==> flow/design.v <==
module SIGNAL_GENERATOR_ANALYZER_ONE_WIRE
(
	input CLK_100MHz,
	input rst,
	input  	MUAFR_MISO_P,
	input  	MUAFR_MISO_N,
	input 	enable_generate,
	output logic [11: 0] test_cnt_1,
	output logic [11: 0] test_cnt_0
);
localparam ITERATION = 1004; 
logic [3: 0] prev_MUAFR_MISO_P;
logic [3: 0] prev_MUAFR_MISO_N;
always @(posedge CLK_100MHz)
begin
	if (rst)
	begin
		prev_MUAFR_MISO_P <= 4'h0;
		prev_MUAFR_MISO_N <= 4'h0;
	end else
	begin
	prev_MUAFR_MISO_P[3] <= prev_MUAFR_MISO_P[2];
	prev_MUAFR_MISO_P[2] <= prev_MUAFR_MISO_P[1];
	prev_MUAFR_MISO_P[1] <= prev_MUAFR_MISO_P[0];
	prev_MUAFR_MISO_P[0] <= MUAFR_MISO_P;
	prev_MUAFR_MISO_N[3] <= prev_MUAFR_MISO_N[2];
	prev_MUAFR_MISO_N[2] <= prev_MUAFR_MISO_N[1];
	prev_MUAFR_MISO_N[1] <= prev_MUAFR_MISO_N[0];
	prev_MUAFR_MISO_N[0] <= MUAFR_MISO_N;
	end
end
logic [15: 0] cnt_analyzer;
logic [11: 0] cnt_skew_P;
logic [11: 0] cnt_skew_N;
always @(posedge CLK_100MHz)
begin
	if (rst)
	begin
		cnt_skew_P <= 0;
		cnt_skew_N <= 0;
		cnt_analyzer <= 0;
		test_cnt_1 <= 0;
		test_cnt_0 <= 0;
	end else
	if (enable_generate == 0)
		begin
			if ((~prev_MUAFR_MISO_P[2] & MUAFR_MISO_P) | (prev_MUAFR_MISO_P[2] & ~MUAFR_MISO_P))
				cnt_skew_P <= cnt_skew_P + 1;
			if ((~prev_MUAFR_MISO_N[2] & MUAFR_MISO_N) | (prev_MUAFR_MISO_N[2] & ~MUAFR_MISO_N))
				cnt_skew_N <= cnt_skew_N + 1;
			if (cnt_analyzer == (ITERATION - 2))
			begin
				cnt_skew_N <= 0;
				cnt_skew_P <= 0;
				test_cnt_1 <= cnt_skew_P;
				test_cnt_0 <= cnt_skew_N;
			end
			if (cnt_analyzer == ITERATION)
				cnt_analyzer <= 0;
			else
				cnt_analyzer <= cnt_analyzer + 1;
		end else
		begin
			cnt_skew_P <= 0;
			cnt_skew_N <= 0;
			cnt_analyzer <= 0;
		end
end
endmodule
module SIGNAL_GENERATOR_ANALYZER
(
	input CLK_100MHz,
	input rst,
	output logic [15:0] MUAFR_MOSI_P,
	output [15:0] MUAFR_MOSI_N,
	input  logic [15:0] MUAFR_MISO_P,
	input  logic [15:0] MUAFR_MISO_N,
	input enable_generate,
	output logic [15:0] status_wire,
	output [15:0] status_gen
);
logic kz;
logic kz_P;
logic kz_N;
logic [15: 0] status_gen_P;
logic [15: 0] status_gen_N;
assign status_gen [15: 0] = status_gen_P [15: 0] & status_gen_N [15: 0];
assign kz = kz_N & kz_P;
localparam cnt_ETALON_GEN_min = 20;
localparam cnt_ETALON_GEN_max = 250;
assign MUAFR_MOSI_N [15: 0]  = ~ MUAFR_MOSI_P [15: 0];
localparam ITERATION = 102;
logic [2: 0] prev_flag_signal_P;
logic [7: 0] cnt_kz_signal_P;
logic [7: 0] cnt_kz_signal_N;
logic [15: 0] fail;
logic [3: 0] j;
logic flag_signal_P;
logic [9: 0] cnt_true_channel [15: 0];
logic [9: 0] cnt_status_true;
wire [8:0] test_cnt_1 [15: 0];
wire [8:0] test_cnt_0 [15: 0];
genvar i;
generate
	for (i = 0; i < 16; i = i + 1)
	begin : generator
		wire [11:0] full_cnt_1;
		wire [11:0] full_cnt_0;
		SIGNAL_GENERATOR_ANALYZER_ONE_WIRE signal_generator_analyzer_one_wire
		(
			.CLK_100MHz(CLK_100MHz),
			.rst(rst),
			.enable_generate(enable_generate),
			.MUAFR_MISO_P(MUAFR_MISO_P[i]),
			.MUAFR_MISO_N(MUAFR_MISO_N[i]),
			.test_cnt_1(full_cnt_1),
			.test_cnt_0(full_cnt_0)
		);
		assign test_cnt_1[i] = full_cnt_1[8:0];
		assign test_cnt_0[i] = full_cnt_0[8:0];
	always @(posedge CLK_100MHz)
	if (rst)
		status_gen_P [i] <= 0;
	else if (enable_generate == 0)
		if ((test_cnt_1 [i] > cnt_ETALON_GEN_min - 1) & (test_cnt_1 [i] < cnt_ETALON_GEN_max + 1))
			status_gen_P [i] <= 1;
		else
			status_gen_P [i] <= 0;
	always @(posedge CLK_100MHz)
	if (rst)
		status_gen_N [i] <= 0;
	else if (enable_generate == 0)
		if ((test_cnt_0 [i] > cnt_ETALON_GEN_min - 1) & (test_cnt_0 [i] < cnt_ETALON_GEN_max + 1))
			status_gen_N [i] <= 1;
		else
			status_gen_N [i] <= 0;
	end
endgenerate
integer k;
always @(posedge CLK_100MHz)
begin
	if (rst)
	begin
		MUAFR_MOSI_P <= 16'h0;
		prev_flag_signal_P <= 3'b0;
		cnt_kz_signal_P <= 0;
		cnt_kz_signal_N <= 0;
		kz_P <= 0;
		kz_N <= 0;
		fail <= 16'hFFFF;
		j <= 0;
		flag_signal_P <= 1;
		for (k = 0; k < 16; k = k + 1)
			cnt_true_channel [k] <= 0;
		cnt_status_true <= 0;
		status_wire <= 16'h0;
	end else
	if (enable_generate == 1)
	begin
		if (flag_signal_P == 1)		 
		begin
			if (prev_flag_signal_P [0] != flag_signal_P)
			begin
				MUAFR_MOSI_P [15: 0] <= 16'h0;
			end else
			begin
				MUAFR_MOSI_P [j] <= ((cnt_status_true  < (ITERATION - 6)) & (cnt_status_true >= 0)) ? 1 : 0;
			end
		end	else
		begin
			if (prev_flag_signal_P [0] != flag_signal_P)
			begin
				MUAFR_MOSI_P [15: 0] <= 16'hFFFF;
			end else
			begin
				MUAFR_MOSI_P [j] <= ((cnt_status_true  < (ITERATION - 6)) & (cnt_status_true >= 0)) ? 0 : 1;
			end
		end
		prev_flag_signal_P [2] <= prev_flag_signal_P [1];
		prev_flag_signal_P [1] <= prev_flag_signal_P [0];
		prev_flag_signal_P [0] <= flag_signal_P;
		if (cnt_status_true  == (ITERATION - 3))  
		begin
			j <= j + 1;
			cnt_status_true <= 0;
			if (j == 15)
				flag_signal_P <= flag_signal_P + 1;
			if (fail[j] == 0)
				status_wire [j] <= 1;
			else
				status_wire [j] <= 0;
		end else
			cnt_status_true <= cnt_status_true + 1;
		if ((cnt_status_true  == (ITERATION - 4)) & (flag_signal_P == 0))  
			if ((cnt_true_channel [j] > (ITERATION >> 1)) & (cnt_true_channel [j] < (ITERATION << 1)) & (kz == 1))
				fail[j] <= 0;
			else
				fail[j] <= 1;
		if ((cnt_status_true  > (ITERATION - 7)) & (flag_signal_P == 0))  
			if (cnt_kz_signal_P > (ITERATION - 15))
				kz_P <= 1;
			else
				kz_P <= 0;
		if ((cnt_status_true  > (ITERATION - 7)) & (flag_signal_P == 0))	 
			if (cnt_kz_signal_N > (ITERATION - 15))
				kz_N <= 1;
			else
				kz_N <= 0;
		if (cnt_status_true  == (ITERATION - 4))  
			cnt_true_channel [j] <= 0;
		else
			if ((MUAFR_MISO_P [j] == flag_signal_P) & (MUAFR_MISO_N [j] != flag_signal_P))
				cnt_true_channel [j] <= cnt_true_channel [j] + 1;
		if (cnt_status_true  == (ITERATION - 4))  
			cnt_kz_signal_P <= 0;
		else
			if (((MUAFR_MISO_P [0] == MUAFR_MISO_P [j]) + (MUAFR_MISO_P [1] == MUAFR_MISO_P [j]) + (MUAFR_MISO_P [2] == MUAFR_MISO_P [j]) + (MUAFR_MISO_P [3] == MUAFR_MISO_P [j]) + (MUAFR_MISO_P [4] == MUAFR_MISO_P [j]) + (MUAFR_MISO_P [5] == MUAFR_MISO_P [j]) + (MUAFR_MISO_P [6] == MUAFR_MISO_P [j]) + (MUAFR_MISO_P [7] == MUAFR_MISO_P [j]) + (MUAFR_MISO_P [8] == MUAFR_MISO_P [j]) + (MUAFR_MISO_P [9] == MUAFR_MISO_P [j]) + (MUAFR_MISO_P [10] == MUAFR_MISO_P [j]) + (MUAFR_MISO_P [11] == MUAFR_MISO_P [j]) + (MUAFR_MISO_P [12] == MUAFR_MISO_P [j]) + (MUAFR_MISO_P [13] == MUAFR_MISO_P [j])) == 1)
				cnt_kz_signal_P <= cnt_kz_signal_P + 1;
		if (cnt_status_true  == (ITERATION - 3)) 
			cnt_kz_signal_N <= 0;
		else
			if (((MUAFR_MISO_N [0] == MUAFR_MISO_N [j]) + (MUAFR_MISO_N [1] == MUAFR_MISO_N [j]) + (MUAFR_MISO_N [2] == MUAFR_MISO_N [j]) + (MUAFR_MISO_N [3] == MUAFR_MISO_N [j]) + (MUAFR_MISO_N [4] == MUAFR_MISO_N [j]) + (MUAFR_MISO_N [5] == MUAFR_MISO_N [j]) + (MUAFR_MISO_N [6] == MUAFR_MISO_N [j]) + (MUAFR_MISO_N [7] == MUAFR_MISO_N [j]) + (MUAFR_MISO_N [8] == MUAFR_MISO_N [j]) + (MUAFR_MISO_N [9] == MUAFR_MISO_N [j]) + (MUAFR_MISO_N [10] == MUAFR_MISO_N [j]) + (MUAFR_MISO_N [11] == MUAFR_MISO_N [j]) + (MUAFR_MISO_N [12] == MUAFR_MISO_N [j]) + (MUAFR_MISO_N [13] == MUAFR_MISO_N [j])) > 13)
				cnt_kz_signal_N <= cnt_kz_signal_N + 1;
		end else
		begin
			j <= 0;
			cnt_true_channel [j] <= 0;
			cnt_status_true <= 0;
			flag_signal_P <= 0;
			MUAFR_MOSI_P <= 16'h0;
		end
end
endmodule
### Step by step through the tools: SIGNAL_GENERATOR_ANALYZER

What the tools print for SIGNAL_GENERATOR_ANALYZER, step after step.
Line numbers count from 1 in the design file above.
Library cell names are shortened.
Not given: n/a

| design | value |
|---|---|
| design top | SIGNAL_GENERATOR_ANALYZER |
| clock | CLK_100MHz |
| library | sky130hd |
| corner | tt_025C_1v80 |

### Elaborated design

Source: Yosys, flattened and elaborated. Widths are those after wreduce. Print and check cells do not count. Equal cells are merged and count once.
Yosys's memory passes give these memory sizes; they may raise the number of words (mostly to a power of two), join words into wider ones and drop unused or constant bits.

| cells by class | value |
|---|---|
| $add $sub $neg | 81 |
| $lt $le $gt $ge | 72 |
| equal/unequal tests | 69 |
| shift operators | 7 |
| multiplexer cells | 66 |
| bitwise operators | 215 |
| reduce/logical cells | 58 |

Operators with widths:

| cell | number |
|---|---|
| 16-bit by 10-bit == test with 1-bit output with constant B | 32 |
| 12-bit by 1-bit adder with 12-bit output with constant B | 32 |
| 9-bit by 5-bit greater-than comparator with 1-bit output with constant B | 32 |
| 9-bit by 8-bit less-than comparator with 1-bit output with constant B | 32 |
| 16-bit by 1-bit adder with 16-bit output with constant B | 16 |
| 1-bit AND | 103 |
| 3-bit OR reduction | 33 |
| 16-bit OR | 6 |
| 16-bit two-way mux | 5 |
| 1-bit inverter | 66 |
| 16-bit AND | 4 |
| 10-bit two-way mux | 6 |
| 1-bit two-way mux | 49 |
| 16-bit by 4-bit indexed select with 1-bit output | 3 |
| 2-bit AND reduction | 22 |
| 1-bit OR | 34 |
| 1-bit by 5-bit variable shift with 16-bit output | 2 |
| 1-bit by 5-bit variable shift with 16-bit output with constant A | 2 |
| 16-bit inverter | 2 |
| 8-bit two-way mux | 4 |
| 1-bit == test | 29 |
| 13-bit by 1-bit adder with 14-bit output | 2 |
| 12-bit by 1-bit adder with 13-bit output | 2 |
| 11-bit by 1-bit adder with 12-bit output | 2 |
| 10-bit by 1-bit adder with 11-bit output | 2 |
| 10-bit by 1-bit adder with 10-bit output with constant B | 2 |
| 10-bit by 7-bit == test with 1-bit output with constant B | 2 |
| 9-bit by 1-bit adder with 10-bit output | 2 |

Other operator kinds: 26; their cells: 40.

| storage and ports | value |
|---|---|
| flip-flop bits (word level) | 1138 |
| RAM bits | 160 |
| memories kept | 1 |
| input bits | 35 |
| output and inout port bits | 64 |
| cells after elaboration | 788 |

Memory list:

| name | words | width | line | text |
|---|---|---|---|---|
| cnt_true_channel | 16 | 10 | 99 | `logic [9: 0] cnt_true_channel [15: 0];` |

### Longest topological paths

Depth = most cells in a row (Yosys ltp): at word level without a register or memory, in the mapped netlist without a sequential cell, where the memories' decode and read muxes count.

| logic depth | value |
|---|---|
| depth after elaboration | 18 |
| ABC_AREA | 0 |
| mapped depth | 21 |
| gate-level depth less buffers | 18 |

### After synthesis

The flow's flattened synthesis, as Yosys stat reports it; memories are mapped. The netlist is that of the ABC_AREA named above (0 if unset); the other value can give another one.
The area totals of this step are shown rounded.

Cell types:

| cell | number | area in all (um^2) |
|---|---|---|
| dfxtp_1 | 1046 | 2.09E+04 |
| edfxtp_1 | 160 | 4.8E+03 |
| nor2_1 | 1059 | 3.98E+03 |
| xor2_1 | 351 | 3.07E+03 |
| mux2i_1 | 281 | 2.81E+03 |
| nand2_1 | 485 | 1.82E+03 |
| xnor2_1 | 183 | 1.6E+03 |
| mux4_2 | 59 | 1.33E+03 |
| ha_1 | 103 | 1.29E+03 |
| a21oi_1 | 216 | 1.08E+03 |
| nor3_1 | 180 | 900.864 |
| nand3_1 | 177 | 885.85 |
| and3_1 | 124 | 775.744 |
| nor2b_1 | 110 | 688.16 |
| nand4_1 | 107 | 669.392 |
| clkbuf_1 | 153 | 574.301 |
| inv_1 | 97 | 364.099 |
| o21ai_0 | 70 | 350.336 |

Other cell types: 56; their cells: 383.

| synthesis totals | value |
|---|---|
| standard cells after synthesis | 5344 |
| mapped area | 50900 um^2 |
| sequential part of the area | 25700 um^2 |
| flip-flops | 1206 |
| buffers | 193 |

The figures by module come from a second, unflattened synthesis with its own total; it is not the netlist above.

| second synthesis, totals | value |
|---|---|
| cell total of the unflattened synthesis | 6828 |
| area (unflattened synthesis) | 62400 um^2 |

Rows give one instance, submodules left out.

Modules:

| module | times used | cells | area (um^2) | seq. area (um^2) |
|---|---|---|---|---|
| SIGNAL_GENERATOR_ANALYZER_ONE_WIRE | 16 | 333 | 2940 | 1400 |
| SIGNAL_GENERATOR_ANALYZER | 1 | 1500 | 15300 | 7170 |

### Worst setup path after synthesis

Path of least setup slack by OpenSTA after synthesis, without wires, with an ideal clock, recovery checks aside; 20% of the period is set as input and as output delay. Where synthesis merged equal registers, the netlist keeps one of their names.

| path post-synthesis | value |
|---|---|
| path type | input port to flip-flop |
| start point | input port MUAFR_MISO_N[15] |
| end point | register cnt_kz_signal_N[0] |
| period | 10.0 ns |
| input delay | 2.000 ns |
| setup time | 0.059 ns |
| time at the first pin | 2.000 ns |
| data arrival time | 7.069 ns |
| required time | 9.941 ns |
| path slack | 2.871 ns |
| path delay | 5.128 ns |
| driving pins on the path | 16 |
| path buffers | 1 |
| period reached after synthesis | 7.129 ns |

"path delay" = arrival - input delay + setup time.
"driving pins on the path" counts driving pins, that of a launching flip-flop among them; a cell with two outputs on the path counts twice.
"period reached after synthesis" is the clock period less the worst setup slack; recovery checks do not enter. This is arithmetic on one report: input and output delays are still those of the set period (20% each).
Between the ends stands the longest chain of elaborated cells between them, by number of cells; it is not shown to be the way that was timed. Of several equally long chains one is given.
Each line given opens the expression or statement behind the cell; cells for indexed reads and writes are added by Yosys, which also makes memories of some case tables.
A register here has more assigning lines than the two given.

| on the way, post-synthesis | value |
|---|---|
| path through | mux4_2 > a22oi_1 > nand2_1 > clkbuf_1 > xnor2_1 > ha_1 > inv_1 > fa_1 > fa_1 > fa_1 > nand2b_1 > fa_1 > nand2b_1 > or4_1 > a21oi_1 > mux2_2 |
| length of the longest elaborated chain | 18 |
| elaborated cells between the ends (all ways) | 33 |
| classes of those cells | add/sub (13); compare (1); eq/ne (14); shift (1); mux (2); reduce/logical (2) |

Ends and longest elaborated chain, post-synthesis:

| element | line | text |
|---|---|---|
| start: declaration | 77 | `input logic [15:0] MUAFR_MISO_N,` |
| 16-bit by 4-bit indexed select with 1-bit output | 222 | `if (((MUAFR_MISO_N [0] == MUAFR_MISO_N [j]) + (MUAFR_MISO_N [1] == MUAFR_MISO_N [j]) + (MUAFR_MISO_N [2] == MU ...` |
| 1-bit == test | 222 |  |
| 1-bit by 1-bit adder with 2-bit output | 222 |  |
| 2-bit by 1-bit adder with 3-bit output | 222 |  |
| 3-bit by 1-bit adder with 4-bit output | 222 |  |
| 4-bit by 1-bit adder with 5-bit output | 222 |  |
| 5-bit by 1-bit adder with 6-bit output | 222 |  |
| [4 not listed] | n/a |  |
| 10-bit by 1-bit adder with 11-bit output | 222 |  |
| 11-bit by 1-bit adder with 12-bit output | 222 |  |
| 12-bit by 1-bit adder with 13-bit output | 222 |  |
| 13-bit by 1-bit adder with 14-bit output | 222 |  |
| 14-bit by 4-bit greater-than comparator with 1-bit output | 222 |  |
| 8-bit two-way mux | 222 |  |
| 8-bit two-way mux | 219 | `if (cnt_status_true == (ITERATION - 3))` |
| end: assignment | 220 | `cnt_kz_signal_N <= 0;` |
| end: assignment | 223 | `cnt_kz_signal_N <= cnt_kz_signal_N + 1;` |
| end: declaration | 95 | `logic [7: 0] cnt_kz_signal_N;` |

### Timing after layout

From the final timing report of stored run 1: the path of least setup slack in the routed layout; clock arrival at registers is part of the times.

| path after layout | value |
|---|---|
| path type | input port to flip-flop |
| start point | input port MUAFR_MISO_P[13] |
| end point | register cnt_kz_signal_P[7] |
| period | 10.2 ns |
| input delay | 2.04 ns |
| setup time | 0.11 ns |
| time at the first pin | 2.04 ns |
| data arrival time | 8.07 ns |
| required time | 10.77 ns |
| path slack | 2.70 ns |
| driving pins on the path | 19 |
| path buffers | 1 |

Between the ends stands the longest chain of elaborated cells between them, by number of cells; it is not shown to be the way that was timed. Of several equally long chains one is given.
A register here has more assigning lines than the two given.

| on the way, after layout | value |
|---|---|
| path through | clkdlybuf4s50_1 > mux4_2 > mux4_2 > xnor2_1 > ha_1 > inv_1 > fa_1 > fa_1 > inv_1 > fa_1 > ha_1 > inv_1 > fa_1 > a211oi_1 > mux2i_1 > a2bb2oi_1 > nor4bb_1 > xnor2_1 > nor2_1 |
| length of the longest elaborated chain | 18 |
| elaborated cells between the ends (all ways) | 33 |
| classes of those cells | add/sub (13); eq/ne (15); shift (1); mux (2); reduce/logical (2) |

Ends and longest elaborated chain, after layout:

| element | line | text |
|---|---|---|
| start: declaration | 76 | `input logic [15:0] MUAFR_MISO_P,` |
| 16-bit by 4-bit indexed select with 1-bit output | 217 | `if (((MUAFR_MISO_P [0] == MUAFR_MISO_P [j]) + (MUAFR_MISO_P [1] == MUAFR_MISO_P [j]) + (MUAFR_MISO_P [2] == MU ...` |
| 1-bit == test | 217 |  |
| 1-bit by 1-bit adder with 2-bit output | 217 |  |
| 2-bit by 1-bit adder with 3-bit output | 217 |  |
| 3-bit by 1-bit adder with 4-bit output | 217 |  |
| 4-bit by 1-bit adder with 5-bit output | 217 |  |
| 5-bit by 1-bit adder with 6-bit output | 217 |  |
| [4 not listed] | n/a |  |
| 10-bit by 1-bit adder with 11-bit output | 217 |  |
| 11-bit by 1-bit adder with 12-bit output | 217 |  |
| 12-bit by 1-bit adder with 13-bit output | 217 |  |
| 13-bit by 1-bit adder with 14-bit output | 217 |  |
| 14-bit by 1-bit == test with 1-bit output | 217 |  |
| 8-bit two-way mux | 217 |  |
| 8-bit two-way mux | 214 | `if (cnt_status_true == (ITERATION - 4))` |
| end: assignment | 215 | `cnt_kz_signal_P <= 0;` |
| end: assignment | 218 | `cnt_kz_signal_P <= cnt_kz_signal_P + 1;` |
| end: declaration | 94 | `logic [7: 0] cnt_kz_signal_P;` |

==> runs of SIGNAL_GENERATOR_ANALYZER <==
Flow measurements of SIGNAL_GENERATOR_ANALYZER on sky130hd: 4 stored runs with different settings, listed in no order. Input and output delays are each 20% of the period that was set; the output load is 0.01 pF.
"allowed time less slack (worst setup path)" means the part of the period allowed to the worst setup path (the constraints hold back 20% at inputs and 20% at outputs) less its slack; where the path has registers, the arrival times of their clocks count too.
"power" is the tool's figure for a default switching activity; nothing was simulated.
The results are shown rounded.
Settings: n/a = not set for that run.

| run name | CAP_MARGIN | CORE_ASPECT_RATIO | CORE_MARGIN | CORE_UTILIZATION | CTS_CLUSTER_SIZE | GPL_ROUTABILITY_DRIVEN | MAX_ROUTING_LAYER | MIN_ROUTING_LAYER | PLACE_DENSITY | SETUP_SLACK_MARGIN | period_ns | SLEW_MARGIN | GPL_TIMING_DRIVEN | TNS_END_PERCENT | ABC_AREA | CELL_PAD_IN_SITES_DETAIL_PLACEMENT | CELL_PAD_IN_SITES_GLOBAL_PLACEMENT | CTS_CLUSTER_DIAMETER | HOLD_SLACK_MARGIN | PLACE_DENSITY_LB_ADDON | post-synthesis cell area (um^2) | area inside the die boundary (um^2) | utilization of the finished layout (%) | setup slack of the worst path (ns) | total negative setup slack (ns) | post-route worst hold slack (ns) | power (µW) | allowed time less slack (worst setup path) (ns) | worst setup path type |
|---|---|---|---|---|---|---|---|---|---|---|---|---|---|---|---|---|---|---|---|---|---|---|---|---|---|---|---|---|---|
| stored run 1 | 35 | 0.77 | 6 | 61 | 94 | 1 | met4 | met1 | 0.67 | 2.41 | 10.2 | 20 | n/a | n/a | n/a | n/a | n/a | n/a | n/a | n/a | 50900 | 90600 | 69.5 | 2.70 | 0.000 | 0.425 | 9840 | 5.46 | input port to flip-flop |
| stored run 2 | 20 | n/a | 2 | 40 | n/a | n/a | n/a | n/a | n/a | 0.35 | 10.0 | 20 | 0 | 70 | n/a | n/a | n/a | n/a | n/a | n/a | 50900 | 130000 | 46.4 | 1.90 | 0.000 | 0.432 | 10500 | 6.10 | input port to flip-flop |
| stored run 3 | 20 | n/a | 7 | 17 | 32 | n/a | n/a | met2 | n/a | 1.15 | 7.09 | 20 | 1 | 40 | 0 | 1 | 3 | 74 | 0.08 | 0.21 | 50900 | 315000 | 20.8 | 1.30 | 0.000 | 0.429 | 15300 | 4.37 | input port to flip-flop |
| stored run 4 | 20 | n/a | 5 | 17 | 32 | n/a | n/a | met2 | n/a | 1.15 | 7.09 | 20 | 0 | 40 | 0 | 1 | 3 | 74 | 0.08 | 0.21 | 50900 | 311000 | 20.6 | 1.26 | 0.000 | 0.435 | 15400 | 4.42 | input port to flip-flop |
